==> flow/design.v <==
module regfile(clock,raddr1,rout1,raddr2,rout2,wen,waddr,win);
    input clock;    
    input wen; 
    input [15:0] win;
    input [2:0] raddr1,raddr2;
    input [2:0] waddr;
    output [15:0] rout1,rout2;
    reg [15:0] ram[7:0];
    assign rout1 = ram[raddr1];
    assign rout2 = ram[raddr2];
    always @(posedge clock) 
    begin
        ram[0]<=16'b0;
        if (wen) 
        begin
            if(waddr!=0) ram[waddr]<= win;
        end
    end
endmodule
module fetch_module(clock,reset,brbus,inst,imem_addr,imem_data);
    input clock;
    input reset;
    input [17:0]brbus;
    output [11:0]imem_addr;  
    input [15:0]imem_data;   
    output [15:0]inst;  
    reg [15:0]inst;
    reg [15:0] pc;
    wire brbus_valid;  
    wire brbus_taken;  
    wire [15:0]brbus_offset;
    assign brbus_valid=brbus[17];
    assign brbus_taken=brbus[16];
    assign brbus_offset=brbus[15:0];
    wire [15:0]rom_out;
    assign imem_addr=pc[12:1];
    assign rom_out=imem_data;
    reg rom_en;
    always @(posedge clock) begin
        if(reset==1) begin
            rom_en<=0;
        end
        else begin
            rom_en<=1;
        end
    end
    always @(posedge clock) begin
        if(reset==1) begin
            pc<=0;
        end
        else if(brbus_taken==1) begin
            pc<=pc+brbus_offset;
        end
        else if(brbus_valid==1) begin
            pc<=pc+2;
        end
    end
    always @(posedge clock) begin
        if(reset==1) begin
            inst<=0;
        end
        else begin
            inst<=(rom_en==1)? rom_out:16'h0000;
        end
    end
endmodule  
module decode_module(clock,reset,inst,ex_dest,mem_dest,wb_dest,wbbus,brbus,idbus);
    input clock;
    input reset;
    input [15:0]inst;
    input [2:0] ex_dest,mem_dest,wb_dest;
    input [19:0]wbbus;
    output [55:0]idbus;
    reg [55:0] idbus;
    output [17:0]brbus;
    wire wbbus_valid;
    wire [2:0]wbbus_dest;
    wire [15:0]wbbus_value;
    reg idbus_valid;
    wire [3:0]idbus_op;
    wire [2:0]idbus_dest;
    wire [15:0]idbus_value1;
    wire [15:0]idbus_value2;
    wire [15:0]idbus_stvalue;
    reg brbus_valid;
    reg brbus_taken;
    reg [15:0]brbus_offset;
    assign wbbus_valid=wbbus[19];
    assign wbbus_dest=wbbus[18:16];
    assign wbbus_value=wbbus[15:0];
    reg [15:0] inst_save;
    reg inst_save_valid;
    always @(posedge clock) begin
        if(reset==1) begin
            inst_save<=0;
            inst_save_valid<=1'b0;
        end
        else begin
            if(brbus_valid==1) begin
                inst_save<=0;
                inst_save_valid<=1'b0;
            end
            else if(inst_save_valid==1'b0) begin
                inst_save<=inst;
                inst_save_valid<=1'b1;
            end
        end
    end
    reg [15:0] cur_inst;
    always @(*) begin
        if(inst_save_valid==0) begin
            cur_inst<=inst;
        end
        else begin
            cur_inst<=inst_save;
        end
    end
    reg [2:0]reg_rd_addr2;
    always @(*) begin
        if(cur_inst[15:12]==4'b1011) begin  
            reg_rd_addr2<=cur_inst[11:9];
        end
        else begin
            reg_rd_addr2<=cur_inst[5:3];
        end
    end
    regfile registers(.clock(clock),.raddr1(cur_inst[8:6]),.rout1(idbus_value1),.raddr2(reg_rd_addr2),
                .rout2(idbus_value2),.wen(wbbus_valid),.waddr(wbbus_dest),.win(wbbus_value));
    assign idbus_stvalue={{11{cur_inst[5]}},cur_inst[4:0]};
    assign idbus_op=cur_inst[15:12];
    assign idbus_dest=cur_inst[11:9];
    reg reset_over;
    always @(posedge clock) begin
        if(reset==1) begin
            reset_over<=0;
        end
        else begin
            reset_over<=1;
        end
    end
    always @(*) begin
        if(reset_over==1) begin
            brbus_valid<=1'b1;
        end
        else begin
            brbus_valid<=1'b0;
        end
        if((cur_inst[8:6]!=0)&&((cur_inst[8:6]==ex_dest)||(cur_inst[8:6]==mem_dest)||(cur_inst[8:6]==wb_dest))) begin
            brbus_valid<=1'b0;
        end
        if(cur_inst[15:14]!=4'b11) begin
            if((cur_inst[11:9]!=0)&&((cur_inst[11:9]==ex_dest)||(cur_inst[11:9]==mem_dest)||(cur_inst[11:9]==wb_dest))) begin
                brbus_valid<=1'b0;
            end
            if((cur_inst[15]==1'b0)||(cur_inst[15:12]==4'b1000)) begin
                if((cur_inst[5:3]!=0)&&((cur_inst[5:3]==ex_dest)||(cur_inst[5:3]==mem_dest)||(cur_inst[5:3]==wb_dest))) begin
                    brbus_valid<=1'b0;
                end
            end
        end
    end
    always @(*) begin
        brbus_taken<=1'b0;
        brbus_offset<=16'h0000;
        if(cur_inst[15:14]==2'b11) begin  
            if((cur_inst[8:6]==0)||((cur_inst[8:6]!=ex_dest)&&(cur_inst[8:6]!=mem_dest)&&(cur_inst[8:6]!=wb_dest))) begin
                case(cur_inst[10:9])
                    2'b00: begin  
                        if(idbus_value1==0) begin
                            brbus_taken<=1'b1;
                            brbus_offset<={{11{cur_inst[5]}},cur_inst[4:0]};
                        end
                    end
                    2'b01: begin  
                        if((idbus_value1[15]==0)&&(idbus_value1[14:0]!=0)) begin
                            brbus_taken<=1'b1;
                            brbus_offset<={{11{cur_inst[5]}},cur_inst[4:0]};
                        end
                    end
                    2'b10: begin  
                        if((idbus_value1[15]==1)||(idbus_value1==0)) begin
                            brbus_taken<=1'b1;
                            brbus_offset<={{11{cur_inst[5]}},cur_inst[4:0]};
                        end
                    end
                endcase
            end
        end
    end
    always @(posedge clock) begin
        if(reset==1) begin
            idbus_valid<=0;
        end
        else begin
            idbus_valid<=brbus_valid;
        end
    end
    assign brbus[17]=brbus_valid;
    assign brbus[16]=brbus_taken;
    assign brbus[15:0]=brbus_offset;
    always @(posedge clock) begin
        if(reset==1) begin
            idbus<=0;
        end
        else begin
            idbus[55]<=brbus_valid;
            idbus[54:51]<=idbus_op;
            idbus[50:48]<=idbus_dest;
            idbus[47:32]<=idbus_value1;
            idbus[31:16]<=idbus_value2;
            idbus[15:0]<=idbus_stvalue;
        end
    end
endmodule
module alu_module(clock,reset,idbus,exbus,ex_dest);
    input clock;
    input reset;
    input [55:0]idbus;
    output [39:0]exbus;
    reg [39:0]exbus;
    output [2:0]ex_dest;
    reg [2:0]ex_dest;
    wire idbus_valid;
    wire [3:0]idbus_op;
    wire [2:0]idbus_dest;
    wire [15:0]idbus_value1;
    wire [15:0]idbus_value2;
    wire [15:0]idbus_stvalue;
    reg exbus_valid;
    reg [3:0]exbus_op;
    reg [2:0]exbus_dest;
    reg [15:0]exbus_exresult;
    reg [15:0]exbus_stvalue;
    assign idbus_valid=idbus[55];
    assign idbus_op=idbus[54:51];
    assign idbus_dest=idbus[50:48];
    assign idbus_value1=idbus[47:32];
    assign idbus_value2=idbus[31:16];
    assign idbus_stvalue=idbus[15:0];
    always @(*) begin
        if(idbus_valid==1) begin
            ex_dest<=idbus_dest;
        end
        else begin
            ex_dest<=0;
        end
    end
    always @(*) begin
        exbus_valid<=0;
        exbus_op<=0;
        exbus_dest<=0;
        exbus_exresult<=16'h0000;
        exbus_stvalue<=16'h0000;
        if(idbus_valid==1'b1) begin
            exbus_valid<=1;
            exbus_op<=idbus_op;
            exbus_dest<=idbus_dest;
            case(idbus_op)
                4'b0001: begin  
                    exbus_exresult<=idbus_value1+idbus_value2;
                end
                4'b0010: begin  
                    exbus_exresult<=idbus_value1-idbus_value2;
                end
                4'b0011: begin  
                    exbus_exresult<=idbus_value1&idbus_value2;
                end
                4'b0100: begin  
                    exbus_exresult<=idbus_value1|idbus_value2;
                end
                4'b0101: begin  
                    exbus_exresult<=~idbus_value1;
                end
                4'b0110: begin  
                    exbus_exresult<=idbus_value1<<idbus_value2[3:0];
                end
                4'b0111: begin  
                    exbus_exresult<=(~(16'hffff>>idbus_value2[3:0]))|(idbus_value1>>idbus_value2[3:0]);
                end
                4'b1000: begin  
                    exbus_exresult<=idbus_value1>>idbus_value2[3:0];
                end
                4'b1001: begin  
                    exbus_exresult<=idbus_value1+idbus_stvalue;
                end
                4'b1010: begin  
                    exbus_exresult<=idbus_value1+idbus_stvalue;
                end
                4'b1011: begin  
                    exbus_exresult<=idbus_value1+idbus_stvalue;
                    exbus_stvalue<=idbus_value2;
                end
            endcase
        end
    end
    always @(posedge clock) begin
        if(reset==1) begin
            exbus<=0;
        end
        else begin
            exbus[39]<=exbus_valid;
            exbus[38:35]<=exbus_op;
            exbus[34:32]<=exbus_dest;
            exbus[31:16]<=exbus_exresult;
            exbus[15:0]<=exbus_stvalue;
        end
    end
endmodule 
module mem_module(clock,reset,exbus,membus,mem_dest,dmem_addr,dmem_we,dmem_wdata,dmem_rdata);
    input clock;
    input reset;
    output [11:0]dmem_addr;   
    output dmem_we;           
    output [15:0]dmem_wdata;  
    input [15:0]dmem_rdata;   
    input [39:0]exbus;
    output [39:0]membus;
    reg [39:0] membus;
    output [2:0]mem_dest;
    reg [2:0]mem_dest;
    wire exbus_valid;
    wire [3:0]exbus_op;
    wire [2:0]exbus_dest;
    wire [15:0]exbus_exresult;
    wire [15:0]exbus_stvalue;
    wire membus_valid;
    wire [3:0]membus_op;
    wire [2:0]membus_dest;
    wire [15:0]membus_exresult;
    wire [15:0]membus_memresult;
    assign exbus_valid=exbus[39];
    assign exbus_op=exbus[38:35];
    assign exbus_dest=exbus[34:32];
    assign exbus_exresult=exbus[31:16];
    assign exbus_stvalue=exbus[15:0];
    always @(*) begin
        if(exbus_valid==1) begin
            mem_dest<=exbus_dest;
        end
        else begin
            mem_dest<=0;
        end
end
    reg rd_wr;  
    always @(*) begin
        rd_wr<=0;
        if(exbus_op==4'b1011) begin  
            rd_wr<=1;
        end
    end
    assign membus_valid=exbus_valid;
    assign membus_op=exbus_op;
    assign membus_dest=exbus_dest;
    assign membus_exresult=exbus_exresult;
    assign dmem_addr=exbus_exresult[11:0];
    assign dmem_we=rd_wr;
    assign dmem_wdata=exbus_stvalue;
    assign membus_memresult=dmem_rdata;
    always @(posedge clock) begin
        if(reset==1) begin
            membus<=0;
        end
        else begin
            membus[39]<=membus_valid;
            membus[38:35]<=membus_op;
            membus[34:32]<=membus_dest;
            membus[31:16]<=membus_exresult;
            membus[15:0]<=membus_memresult;
        end
    end
endmodule 
module wb_module(clock,reset,membus,wbbus,wb_dest);
    input clock;
    input reset;
    input [39:0]membus;
    output [19:0]wbbus;
    reg [19:0]wbbus;
    output [2:0]wb_dest;
    reg [2:0]wb_dest;
    wire membus_valid;
    wire [3:0]membus_op;
    wire [2:0]membus_dest;
    wire [15:0]membus_exresult;
    wire [15:0]membus_memresult;
    reg wbbus_valid;
    reg [2:0]wbbus_dest;
    reg [15:0]wbbus_value;
    assign membus_valid=membus[39];
    assign membus_op=membus[38:35];
    assign membus_dest=membus[34:32];
    assign membus_exresult=membus[31:16];
    assign membus_memresult=membus[15:0];
    always @(*) begin
        if(membus_valid==1) begin
            wb_dest<=membus_dest;
        end
        else begin
            wb_dest<=0;
        end
    end
    always @(*) begin
        wbbus_valid<=0;
        wbbus_dest<=0;
        wbbus_value<=0;
        if(membus_valid==1) begin
            if((membus_op[3]==1'b0)||((membus_op[3:2]==2'b10)&&(membus_op[1:0]!=2'b11))) begin
                wbbus_valid<=1;
                wbbus_dest<=membus_dest;
                wbbus_value<=(membus_op[3:1]==3'b101)? membus_memresult:membus_exresult;
            end
        end
    end
    always @(*) begin
        wbbus[19]<=wbbus_valid;
        wbbus[18:16]<=wbbus_dest;
        wbbus[15:0]<=wbbus_value;
    end
endmodule
module cpu(clock,reset,imem_addr,imem_data,dmem_addr,dmem_we,dmem_wdata,dmem_rdata);
    input clock;
    input reset;
    output [11:0]imem_addr;
    input [15:0]imem_data;
    output [11:0]dmem_addr;
    output dmem_we;
    output [15:0]dmem_wdata;
    input [15:0]dmem_rdata;
    wire [17:0]brbus;
    wire [15:0]inst;
    wire [2:0] ex_dest,mem_dest,wb_dest;
    wire [19:0]wbbus;
    wire [55:0]idbus;
    wire [39:0]exbus;
    wire [39:0]membus;
    fetch_module fetch(.clock(clock),.reset(reset),.brbus(brbus),.inst(inst),.imem_addr(imem_addr),.imem_data(imem_data));
    decode_module decode(.clock(clock),.reset(reset),.inst(inst),.ex_dest(ex_dest),.mem_dest(mem_dest),
                        .wb_dest(wb_dest),.wbbus(wbbus),.brbus(brbus),.idbus(idbus));
    alu_module alu(.clock(clock),.reset(reset),.idbus(idbus),.exbus(exbus),.ex_dest(ex_dest));
    mem_module mem(.clock(clock),.reset(reset),.exbus(exbus),.membus(membus),.mem_dest(mem_dest),
                   .dmem_addr(dmem_addr),.dmem_we(dmem_we),.dmem_wdata(dmem_wdata),.dmem_rdata(dmem_rdata));
    wb_module wb(.clock(clock),.reset(reset),.membus(membus),.wbbus(wbbus),.wb_dest(wb_dest));
endmodule
Step by step through the tools: cpu
The steps from the RTL of cpu to its reports follow in flow order.
Line numbers count from 1 in the design file above.
Operators: Yosys type, input widths -> output width; for muxes data width and select width s.
Library cell names are shortened.
Not given: -

set-up
  design top = cpu
  clock input = clock
  library = sky130hd
  corner = tt_025C_1v80

Word level
Counts by Yosys on the flattened word-level netlist (proc, flatten, opt, wreduce; memories kept). Register bits leave out memories and registers merged into their read ports (data or address). Print and check cells are left out. Cells with the same type and inputs are merged into one.
Memory sizes are those after Yosys's memory passes, which may raise the word count (mostly to a power of two), join words into wider ones and drop unused or constant bits.

cells by class
  $add $sub $neg = 5
  $mul = 0
  div/mod/pow operators = 0
  order comparisons = 0
  equality and inequality tests = 33
  shift-type cells = 3
  mux-type cells = 42
  bitwise gates (word level) = 11
  reductions and logical operators = 31

operators with widths
  cell                   count
  $mux 16                13
  $pmux 16 s9            1
  $add 16x16->16         3
  $pmux 16 s3            1
  $or 16x16->16          2
  $not 16->16            2
  $eq 4x4->1 const B     7
  $eq 3x3->1             9
  $mux 3                 8
  $mux 1                 18
  $sub 16x16->16         1
  $and 16x16->16         1
  $add 16x2->16 const B  1
  $shl 16x4->16          1
  $shr 16x4->16          1
  $shr 16x4->16 const A  1
  $logic_not 16->1       1
  $eq 4x3->1 const B     4
  $reduce_bool 15->1     1
  $reduce_bool 3->1      4
  $logic_or 1x1->1       10
  $ne 3x3->1             3
  $eq 4x2->1 const B     2
  $logic_and 1x1->1      7
  $not 1->1              6
  $eq 2x2->1 const B     3
  $reduce_or 2->1        3
  $reduce_or 3->1        2

Other operator kinds: 8; their cells: 9.

bit counts
  register bits after elaboration = 160
  bits in latches = 0
  RAM bits = 128
  memory bits (read-only) = 0
  clocked read ports x word width = 16
  memories = 1
  input bits = 34
  output and inout bits = 41

memories
  memory                depth  bits a word  read ports  wr ports  RTL line  RTL
  decode.registers.ram  8      16           2           2         8         reg [15:0] ram[7:0];

Longest topological paths
Longest topological path by Yosys (ltp), each cell counted once; first at word level (registers and memories cut), then after technology mapping (sequential cells cut; the memories' decode and read muxes count).

depth
  depth after elaboration = 12
  ABC_AREA = 0
  gate-level depth with buffers = 25

Netlist
The flow's flattened synthesis, as Yosys stat reports it; memories are mapped. The netlist is that of the ABC_AREA named above (0 if unset); the other value can give another one.

cells by type
  type      count  total area (um2)
  dfxtp_1   189    3.78E+03
  edfxtp_1  112    3.36E+03
  mux4_2    43     968.429
  mux2i_1   80     800.768
  nor2_1    196    735.706
  a21oi_1   107    535.514
  o21ai_0   95     475.456
  ha_1      32     400.384
  nand2_1   106    397.882
  buf_4     44     330.317
  nor2b_1   52     325.312
  xnor2_1   35     306.544
  and2_1    46     287.776
  clkbuf_1  64     240.23
  o211ai_1  24     180.173
  a221oi_1  18     157.651
  a21o_1    20     150.144
  nor3_1    30     150.144

Other cell types: 58; their cells: 294.

synthesis totals
  cells in the netlist = 1,587
  chip area (Yosys) = 15,745.1 um2
  sequential area = 7,146.9 um2
  flip-flop cells = 301
  buffers = 136

By module: a second synthesis without flattening, with its own total; a netlist apart from the flattened one above.

unflattened totals
  cells (unflattened synthesis) = 1,488
  area (unflattened synthesis) = 16,712.3 um2

Rows give one instance, submodules left out.

by module
  module         instances  cells  area (um2)
  regfile        1          255    5,883.1
  alu_module     1          600    4,508.1
  decode_module  1          263    2,786.4
  fetch_module   1          188    1,747.9
  mem_module     1          116    1,395.1
  wb_module      1          66     391.6
  cpu            1          0      0.0

Worst setup path after synthesis
OpenSTA on the mapped netlist: ideal clock, no wires. The path of least setup slack (recovery checks aside). Input and output delay are each 20% of the period. Register names are those of the netlist, which keeps one name where synthesis merged equal registers.

timing after synthesis
  path kind = register to register
  from = register decode.inst_save_valid
  to = register fetch.pc[12]
  clock period = 8,000 ps
  library setup time = 73 ps
  arrival time = 5,085 ps
  required time = 7,927 ps
  path slack = 2,842 ps
  path delay = 5,158 ps
  driving pins on the path = 26
  buffers on the path = 5
  period reached after synthesis = 5,158 ps

"path delay" is the arrival time less input delay plus setup time.
"driving pins on the path" counts driving pins, that of a launching flip-flop among them; a cell with two outputs on the path counts twice.
"period reached after synthesis" is the clock period less the worst setup slack; recovery checks do not enter. This is arithmetic on one report: input and output delays are still those of the set period (20% each).
Between the ends stands the longest chain of elaborated cells between them, by number of cells; it is not shown to be the way that was timed. Of several equally long chains one is given.
Each line given opens the expression or statement behind the cell; cells for indexed reads and writes are added by Yosys, which also makes memories of some case tables.
A register here has more assigning lines than the two given.

between the ends, after synthesis
  path through = dfxtp_1 buf_6 mux2_4 buf_4 buf_2 mux2i_1 o22ai_1 a21oi_1 nand4_1 nor4_2 mux2i_1 and2_1 buf_2 buf_6 nor2_1 ha_1 fa_1 a21oi_1 o21ai_0 and2_1 o41ai_1 o21ai_0 o41ai_1 xor2_1 a211o_1 o211ai_2
  length of the longest elaborated chain = 12
  elaborated cells between the ends (all ways) = 64

ends and longest elaborated chain, after synthesis
  element              RTL line  RTL
  start: declaration   92        reg inst_save_valid;
  start: assignment    96        inst_save_valid<=1'b0;
  start: assignment    101       inst_save_valid<=1'b0;
  $mux 16              111       if(inst_save_valid==0) begin
  $eq 3x3->1           148       if((cur_inst[8:6]!=0)&&((cur_inst[8:6]==ex_dest)||(cur_inst[8:6]==mem_dest)||(cur_inst[8:6]==wb_dest))) begin
  $logic_or 1x1->1 x2  148
  $logic_and 1x1->1    148
  $mux 1               148
  $mux 1               152       if((cur_inst[11:9]!=0)&&((cur_inst[11:9]==ex_dest)||(cur_inst[11:9]==mem_dest)||(cur_inst[11:9]==wb_dest))) be ...
  $mux 1               156       if((cur_inst[5:3]!=0)&&((cur_inst[5:3]==ex_dest)||(cur_inst[5:3]==mem_dest)||(cur_inst[5:3]==wb_dest))) begin
  $mux 1               155       if((cur_inst[15]==1'b0)||(cur_inst[15:12]==4'b1000)) begin
  $mux 1               151       if(cur_inst[15:14]!=4'b11) begin
  $mux 16              54        else if(brbus_valid==1) begin
  $mux 16              51        else if(brbus_taken==1) begin
  end: assignment      52        pc<=pc+brbus_offset;
  end: assignment      55        pc<=pc+2;
  end: declaration     28        reg [15:0] pc;

Path in the finished layout
Path of least setup slack in the final report of flow run A (OpenROAD, finished layout, wires in). Where an end is a register, its clock arrival counts in the times.
The report prints the path's times to 10 ps; the period is as set.

timing after layout
  path kind = register to register
  from = register fetch.inst[7]
  to = register fetch.pc[12]
  clock period = 8,000 ps
  library setup time = 30 ps
  arrival time = 8,030 ps
  required time = 8,540 ps
  path slack = 520 ps
  driving pins on the path = 24
  buffers on the path = 3

Between the ends stands the longest chain of elaborated cells between them, by number of cells; it is not shown to be the way that was timed. Of several equally long chains one is given.
A register here has more assigning lines than the two given.

between the ends, after layout
  path through = dfxtp_1 mux2i_1 nand2_1 clkbuf_1 o22ai_1 a21oi_1 nand3_1 nor4_2 mux2i_2 and2_1 buf_2 buf_6 nor2_1 ha_1 fa_1 a21oi_1 o21ai_0 and2_1 o41ai_1 o21ai_0 o41ai_1 xor2_1 a211o_1 o211ai_2
  length of the longest elaborated chain = 12
  elaborated cells between the ends (all ways) = 42

ends and longest elaborated chain, after layout
  element              RTL line  RTL
  start: declaration   26        output [15:0]inst;
  start: assignment    60        inst<=0;
  start: assignment    63        inst<=(rom_en==1)? rom_out:16'h0000;
  $mux 16              111       if(inst_save_valid==0) begin
  $eq 3x3->1           148       if((cur_inst[8:6]!=0)&&((cur_inst[8:6]==ex_dest)||(cur_inst[8:6]==mem_dest)||(cur_inst[8:6]==wb_dest))) begin
  $logic_or 1x1->1 x2  148
  $logic_and 1x1->1    148
  $mux 1               148
  $mux 1               152       if((cur_inst[11:9]!=0)&&((cur_inst[11:9]==ex_dest)||(cur_inst[11:9]==mem_dest)||(cur_inst[11:9]==wb_dest))) be ...
  $mux 1               156       if((cur_inst[5:3]!=0)&&((cur_inst[5:3]==ex_dest)||(cur_inst[5:3]==mem_dest)||(cur_inst[5:3]==wb_dest))) begin
  $mux 1               155       if((cur_inst[15]==1'b0)||(cur_inst[15:12]==4'b1000)) begin
  $mux 1               151       if(cur_inst[15:14]!=4'b11) begin
  $mux 16              54        else if(brbus_valid==1) begin
  $mux 16              51        else if(brbus_taken==1) begin
  end: assignment      52        pc<=pc+brbus_offset;
  end: assignment      55        pc<=pc+2;
  end: declaration     28        reg [15:0] pc;

Ticket comment

Settings and measured results of 3 stored flow runs for module cpu (sky130hd), not sorted in any way. The constraints put input and output delay at 20% of the set period each and load the outputs with 0.01 pF.
"achieved clock period" is the run's clock period less its worst setup slack. It is reckoned from that one timing run; input and output delays stay at 20% of the period that was set.
By "worst setup path time" is meant the share of the clock period that the worst setup path is allowed (20% is reserved at inputs, 20% at outputs), minus its slack. Clock arrival times at its registers enter into it.
By "power" is meant OpenSTA's value without simulated activity: inputs other than the clock are taken to toggle once in ten clock periods, and the tool carries that through the logic.
"worst setup path time" is known to 10 ps.

Flow run A
==> flow/run.sh <==
#!/bin/bash
# the make line also repeats the synthesis and layout settings of config.mk as NAME=value (left out here)
make -C /OpenROAD-flow-scripts/flow DESIGN_CONFIG=/design/flow/config.mk WORK_HOME=/design/flow/orfs CLKGATE_MAP_FILE= finish
==> flow/config.mk <==
export PLATFORM = sky130hd
export DESIGN_NAME = cpu
export DESIGN_NICKNAME = cpu
export VERILOG_FILES = /design/flow/design.v
export SDC_FILE = /design/flow/constraint.sdc
export NUM_CORES = 4
export LEC_CHECK = 0
export CAP_MARGIN = 20
export CELL_PAD_IN_SITES_DETAIL_PLACEMENT = 1
export CELL_PAD_IN_SITES_GLOBAL_PLACEMENT = 3
export CORE_ASPECT_RATIO = 0.64
export CORE_MARGIN = 9
export CORE_UTILIZATION = 40
export CTS_CLUSTER_DIAMETER = 313
export CTS_CLUSTER_SIZE = 89
export GPL_ROUTABILITY_DRIVEN = 0
export GPL_TIMING_DRIVEN = 0
export HOLD_SLACK_MARGIN = -0.06
export MAX_ROUTING_LAYER = met5
export MIN_ROUTING_LAYER = met1
export PLACE_DENSITY_LB_ADDON = 0.05
export SLEW_MARGIN = 30
==> flow/constraint.sdc <==
create_clock -name core_clock -period 8.0 [get_ports {clock}]
set_input_delay 1.6000 -clock core_clock [delete_from_list [all_inputs] [get_ports {clock}]]
set_output_delay 1.6000 -clock core_clock [all_outputs]
set_load 0.01 [all_outputs]

==> results of flow run A <==
chip area after synthesis (Yosys): 15,745.1 um2
die area: 47,007.5 um2
standard-cell area of the final layout: 17,530.6 um2
utilization: 45.7%
worst setup slack after layout: 517 ps
total negative slack: 0 ps
worst hold slack: 441 ps
power: 2,853 uW
achieved clock period: 7,483 ps
worst setup path time: 7,480 ps
worst setup path kind: register to register

Flow run B
==> flow/run.sh <==
#!/bin/bash
# the make line also repeats the synthesis and layout settings of config.mk as NAME=value (left out here)
make -C /OpenROAD-flow-scripts/flow DESIGN_CONFIG=/design/flow/config.mk WORK_HOME=/design/flow/orfs CLKGATE_MAP_FILE= finish
==> flow/config.mk <==
export PLATFORM = sky130hd
export DESIGN_NAME = cpu
export DESIGN_NICKNAME = cpu
export VERILOG_FILES = /design/flow/design.v
export SDC_FILE = /design/flow/constraint.sdc
export NUM_CORES = 4
export LEC_CHECK = 0
export CAP_MARGIN = 20
export CORE_MARGIN = 2
export CORE_UTILIZATION = 40
export SLEW_MARGIN = 20
==> flow/constraint.sdc <==
create_clock -name core_clock -period 7.2 [get_ports {clock}]
set_input_delay 1.4400 -clock core_clock [delete_from_list [all_inputs] [get_ports {clock}]]
set_output_delay 1.4400 -clock core_clock [all_outputs]
set_load 0.01 [all_outputs]

==> results of flow run B <==
chip area after synthesis (Yosys): 15,745.1 um2
die area: 40,965.8 um2
standard-cell area of the final layout: 17,948.5 um2
utilization: 46.3%
worst setup slack after layout: 652 ps
total negative slack: 0 ps
worst hold slack: 452 ps
power: 4,222 uW
achieved clock period: 6,548 ps
worst setup path time: 6,550 ps
worst setup path kind: register to register

Flow run C
==> flow/run.sh <==
#!/bin/bash
# the make line also repeats the synthesis and layout settings of config.mk as NAME=value (left out here)
make -C /OpenROAD-flow-scripts/flow DESIGN_CONFIG=/design/flow/config.mk WORK_HOME=/design/flow/orfs CLKGATE_MAP_FILE= finish
==> flow/config.mk <==
export PLATFORM = sky130hd
export DESIGN_NAME = cpu
export DESIGN_NICKNAME = cpu
export VERILOG_FILES = /design/flow/design.v
export SDC_FILE = /design/flow/constraint.sdc
export NUM_CORES = 4
export LEC_CHECK = 0
export CAP_MARGIN = 20
export CELL_PAD_IN_SITES_DETAIL_PLACEMENT = 1
export CELL_PAD_IN_SITES_GLOBAL_PLACEMENT = 3
export CORE_ASPECT_RATIO = 1.5
export CORE_MARGIN = 2
export CORE_UTILIZATION = 40
export CTS_CLUSTER_DIAMETER = 313
export CTS_CLUSTER_SIZE = 90
export GPL_TIMING_DRIVEN = 0
export HOLD_SLACK_MARGIN = -0.06
export MAX_ROUTING_LAYER = met5
export MIN_ROUTING_LAYER = met2
export PLACE_DENSITY_LB_ADDON = 0.05
export SLEW_MARGIN = 25
==> flow/constraint.sdc <==
create_clock -name core_clock -period 8.0 [get_ports {clock}]
set_input_delay 1.6000 -clock core_clock [delete_from_list [all_inputs] [get_ports {clock}]]
set_output_delay 1.6000 -clock core_clock [all_outputs]
set_load 0.01 [all_outputs]

==> results of flow run C <==
chip area after synthesis (Yosys): 15,745.1 um2
die area: 40,999.1 um2
standard-cell area of the final layout: 17,594.4 um2
utilization: 45.0%
worst setup slack after layout: 436 ps
total negative slack: 0 ps
worst hold slack: 445 ps
power: 2,916 uW
achieved clock period: 7,564 ps
worst setup path time: 7,560 ps
worst setup path kind: register to register
